==> flow/design.v <==
module cordic(clk, angle, sine, cosine);
  input clk;
  input signed [31:0] angle;  
  output signed [15:0] sine;  
  output signed [15:0] cosine;
  reg signed [15:0] x [0:12];
  reg signed [15:0] y [0:12];
  reg signed [31:0] z [0:12];
  parameter scaling_factor = 19896;  
  wire [1:0] sector;
  assign sector = angle[31:30];
  assign sine = y[12];
  assign cosine = x[12];
  wire signed [31:0] theta [0:12];
  assign theta [ 0] = 'h20000000;   
  assign theta [ 1] = 'h12E4051D;   
  assign theta [ 2] = 'h9FB385B;    
  assign theta [ 3] = 'h51111D4;    
  assign theta [ 4] = 'h28B0D43;    
  assign theta [ 5] = 'h145D7E1;    
  assign theta [ 6] = 'hA2F61E;     
  assign theta [ 7] = 'h517C55;     
  assign theta [ 8] = 'h28BE53;     
  assign theta [ 9] = 'h145F2E;     
  assign theta [10] = 'hA2F98;      
  assign theta [11] = 'h517CC;      
  assign theta [12] = 'h28BE6;      
  always @(posedge clk)
  begin 
    if (sector == 2'b00) begin
	  x[0] <= scaling_factor;
      y[0] <= 0;
      z[0] <= angle;      
    end
    else if  (sector == 2'b11) begin
	  x[0] <= scaling_factor;
      y[0] <= 0;
      z[0] <= angle;      
    end      
    else if (sector == 2'b01) begin
      x[0] <= -0;
      y[0] <= scaling_factor;
      z[0] <= {2'b00,angle[29:0]};      
    end
    else if (sector == 2'b10) begin
      x[0] <= 0;
      y[0] <= -scaling_factor;
      z[0] <= {2'b11,angle[29:0]};
    end
  end
  genvar i;
  generate
    for (i=0; i<13; i=i+1)
      begin
        wire sgn; 
	assign sgn = z[i][31];  
	wire signed [15:0] xnew, ynew;
        assign xnew = x[i] >>> i;  
        assign ynew = y[i] >>> i;
        always @(posedge clk)
          begin
            if (sgn==1)
              begin
                x[i+1] <= x[i]+ynew;
                y[i+1] <= y[i]-xnew;
                z[i+1] <= z[i]+theta[i];
              end
            else
              begin
                x[i+1] <= x[i]-ynew;
                y[i+1] <= y[i]+xnew;
                z[i+1] <= z[i]-theta[i];
              end
          end
      end
  endgenerate
endmodule
==> Tool chain data of cordic <==
What the tools print for cordic, step after step.
Line numbers count from 1 in the design file above.
Operators carry their Yosys type and port widths (W data, S select, Z words).
Library cell names are shortened.
{ "inputs": {"top": "cordic", "clock": "clk", "lib": "sky130hd", "pvt_corner": "tt_025C_1v80"} }

==> After elaboration <==
Source: Yosys, flattened and elaborated. Widths are those after wreduce. Registers that Yosys merges into a memory's read port (data or address) are not register bits. Print and check cells do not count. Equal cells are merged and count once.
{ "bits": {"ff_bits": 785, "latchBits": 0, "ram_bits": 0, "rom_bits": 0, "clocked_rd_ports_x_width": 0, "n_memories": 0, "input_bits": 33, "word_cells": 159} }
{ "classes": {"add_sub_neg": 69, "multipliers": 0, "n_div": 0, "compare": 0, "n_eq": 3, "n_shift": 0, "mux": 43, "bitwise": 0, "reduce_logical": 5} }
{ "op_table": {"columns": ["op", "count"], "rows": [
  ["$mux W32", 15],
  ["$mux W16", 24],
  ["$mux W15", 4],
  ["$add A16 B10 Y16", 2],
  ["$sub A16 B10 Y16", 2],
  ["$add A16 B11 Y16", 2],
  ["$sub A16 B11 Y16", 2],
  ["$add A16 B12 Y16", 2],
  ["$sub A16 B12 Y16", 2],
  ["$add A16 B13 Y16", 2],
  ["$sub A16 B13 Y16", 2],
  ["$add A16 B14 Y16", 2],
  ["$sub A16 B14 Y16", 2],
  ["$add A16 B15 Y16", 2],
  ["$sub A16 B15 Y16", 2],
  ["$sub A16 B16 Y16", 2],
  ["$add A16 B5 Y16", 2],
  ["$sub A16 B5 Y16", 2],
  ["$add A16 B6 Y16", 2],
  ["$sub A16 B6 Y16", 2],
  ["$add A16 B7 Y16", 2],
  ["$sub A16 B7 Y16", 2],
  ["$add A16 B8 Y16", 2],
  ["$sub A16 B8 Y16", 2],
  ["$add A16 B9 Y16", 2],
  ["$sub A16 B9 Y16", 2],
  ["$add A32 B21 Y32 const B", 1],
  ["$sub A32 B21 Y32 const B", 1]
]} }
Not listed: further kinds 28, cells in them 29.

==> Logic depth <==
Depth = most cells in a row (Yosys ltp): at word level without a register or memory, in the mapped netlist without a sequential cell, where the memories' decode and read muxes count.
{ "depth": {"word_depth": 5, "ABC_AREA": 0, "ltp_mapped": 16, "depth_no_buf": 16} }

==> Synthesis result <==
The flow's flattened synthesis, as Yosys stat reports it; memories are mapped. The netlist is that of the ABC_AREA named above (0 if unset); the other value can give another one.
Totals and module areas in this step are rounded.
{ "by_type": {"columns": ["cell", "count", "area_total_um2"], "rows": [
  ["dfxtp_1", 724, 1.45E+04],
  ["ha_1", 697, 8.72E+03],
  ["xnor2_1", 469, 4107.69],
  ["a21oi_1", 561, 2.81E+03],
  ["xor2_1", 245, 2.15E+03],
  ["a21o_1", 238, 1.79E+03],
  ["nor2_1", 338, 1.27E+03],
  ["inv_1", 282, 1.06E+03],
  ["o21ai_0", 200, 1000.96],
  ["nand2_1", 246, 923.386],
  ["o21bai_1", 94, 705.677],
  ["fa_1", 35, 700.672],
  ["nor3_1", 128, 640.614],
  ["o21a_1", 64, 480.461],
  ["nand3_1", 92, 460.442],
  ["nor2b_1", 57, 356.592],
  ["nand2b_1", 56, 350.336],
  ["a31oi_1", 54, 337.824]
]} }
Not listed: further types 65, cells in them 576.
{ "synth_totals": {"cell_count": 5156, "synth_area_mm2": 0.0466, "ff_cells": 724} }

==> Timing after synthesis <==
Source: OpenSTA report_checks on the synthesized netlist (no wires, ideal clock, input and output delay 20% of the period each), path of least setup slack; recovery checks are left aside. Register names are those of the netlist, which keeps one name where synthesis merged equal registers.
{ "synth_timing": {"path_type": "register to register", "startpoint": "reg z[4][31]", "endpoint": "reg z[5][30]", "clock_period_ns": 3.5, "t_first_pin_ns": 0.000, "arrival_time_ns": 3.811, "t_required_ns": 3.428, "slack_ns": -0.383, "path_delay_ns": 3.883, "driving_pins": 15, "n_path_buf": 2, "synth_period_reached_ns": 3.883} }
"path_delay_ns" = arrival - input delay + setup time.
"driving_pins": output pins that drive a net of the path, with the launching flip-flop's if there is one; two outputs of one cell count as two.
"synth_period_reached_ns" = period - worst setup slack (recovery checks aside). The figure is calculated, with input and output delays left at 20% of the set period.
The rows between start and end are the longest chain of elaborated cells between them; the timing report does not say that the signal goes this way. Where chains are equally long, one stands for them.
Each line given opens the expression or statement behind the cell; cells for indexed reads and writes are added by Yosys, which also makes memories of some case tables.
{ "synth_between": {"cell_sequence": "dfxtp_1 > clkbuf_1 > clkbuf_1 > inv_1 > fa_1 > nor2b_1 > o31ai_1 > a211oi_1 > o211ai_1 > a211oi_1 > a21oi_1 > o311ai_1 > a31oi_1 > o21bai_1 > xor2_1", "elab_chain_len": 1, "cone_cells": 1, "lines_between": 1, "cone_classes": "mux: 1"} }
{ "synth_rtl": {"columns": ["item", "line_no", "source"], "rows": [
  ["from (decl)", 8, "reg signed [31:0] z [0:12];"],
  ["from (assign)", 66, "z[i+1] <= z[i]+theta[i];"],
  ["from (assign)", 72, "z[i+1] <= z[i]-theta[i];"],
  ["$mux W32", 62, "if (sgn==1)"],
  ["to (assign)", 66, null],
  ["to (assign)", 72, null],
  ["to (decl)", 8, null]
]} }

==> Timing after layout <==
From the final timing report of record 1: the path of least setup slack in the routed layout; clock arrival at registers is part of the times.
{ "layout_timing": {"path_type": "register to register", "startpoint": "reg y[2][2]", "endpoint": "reg x[3][14]", "clock_period_ns": 4.68, "t_first_pin_ns": 0.64, "arrival_time_ns": 4.35, "t_required_ns": 5.19, "slack_ns": 0.84, "driving_pins": 17, "n_path_buf": 0} }
The rows between start and end are the longest chain of elaborated cells between them; the timing report does not say that the signal goes this way. Where chains are equally long, one stands for them.
{ "layout_between": {"cell_sequence": "dfxtp_1 > inv_1 > ha_1 > nor2_1 > xor2_1 > ha_1 > fa_1 > a21o_1 > a21oi_1 > o21bai_1 > a21oi_1 > nor2b_1 > o21a_1 > o21a_1 > o21a_1 > o41ai_1 > xnor2_1", "elab_chain_len": 2, "cone_cells": 3, "lines_between": 3, "cone_classes": "add/sub: 2; mux: 1"} }
{ "layout_rtl": {"columns": ["item", "line_no", "source"], "rows": [
  ["from (decl)", 7, "reg signed [15:0] y [0:12];"],
  ["from (assign)", 65, "y[i+1] <= y[i]-xnew;"],
  ["from (assign)", 71, "y[i+1] <= y[i]+xnew;"],
  ["$sub A16 B14 Y16", 70, "x[i+1] <= x[i]-ynew;"],
  ["$mux W16", 62, "if (sgn==1)"],
  ["to (assign)", 64, "x[i+1] <= x[i]+ynew;"],
  ["to (assign)", 70, null],
  ["to (decl)", 6, "reg signed [15:0] x [0:12];"]
]} }

# Flow runs of cordic

Module cordic, platform sky130hd: 3 stored runs of the flow (Yosys, OpenROAD) with differing settings, in no particular order. Input and output delays are each 20% of the period that was set; the output load is 0.01 pF.
"achieved_clock_period_ns" is the run's clock period less its worst setup slack. It is reckoned from that one timing run; input and output delays stay at 20% of the period that was set.
"timing.worst_path_ns" is the time allowed to the run's worst setup path (the clock period less input and output delay, where it has them) less its slack. Clock arrival times count: a late capture clock shortens it, a late launch clock lengthens it.
Results are given in rounded form.
[
  {
    "run": "record 1",
    "settings": { "CAP_MARGIN": 5, "CELL_PAD_IN_SITES_DETAIL_PLACEMENT": 1, "CORE_ASPECT_RATIO": 0.66, "CORE_UTILIZATION": 19, "SETUP_SLACK_MARGIN": 0.29, "TNS_END_PERCENT": 10, "period_ns": 4.68, "CORE_MARGIN": 2, "SLEW_MARGIN": 20 },
    "results": { "layout_stdcell_area_mm2": 0.0536, "yosys.chip_area_mm2": 0.0466, "timing.setup.ws_ns": 0.836, "timing.worst_path_ns": 3.84, "worstPathKind": "register to register", "setup_tns_ns": 0.000, "die_area_mm2": 0.249, "achieved_clock_period_ns": 3.844, "hold_ws_ns": 0.329, "finish.utilization_frac": 0.22 }
  },
  {
    "run": "record 2",
    "settings": { "CORE_UTILIZATION": 40, "period_ns": 4.85, "CAP_MARGIN": 20, "CORE_MARGIN": 2, "SLEW_MARGIN": 20 },
    "results": { "layout_stdcell_area_mm2": 0.0518, "yosys.chip_area_mm2": 0.0466, "timing.setup.ws_ns": 1.18, "timing.worst_path_ns": 3.67, "worstPathKind": "register to register", "setup_tns_ns": 0.000, "die_area_mm2": 0.119, "achieved_clock_period_ns": 3.673, "hold_ws_ns": 0.320, "finish.utilization_frac": 0.447 }
  },
  {
    "run": "record 3",
    "settings": { "CORE_UTILIZATION": 40, "period_ns": 3.41, "CAP_MARGIN": 20, "CORE_MARGIN": 2, "SLEW_MARGIN": 20 },
    "results": { "layout_stdcell_area_mm2": 0.0535, "yosys.chip_area_mm2": 0.0466, "timing.setup.ws_ns": 0.166, "timing.worst_path_ns": 3.24, "worstPathKind": "register to register", "setup_tns_ns": 0.000, "die_area_mm2": 0.119, "achieved_clock_period_ns": 3.244, "hold_ws_ns": 0.325, "finish.utilization_frac": 0.462 }
  }
]
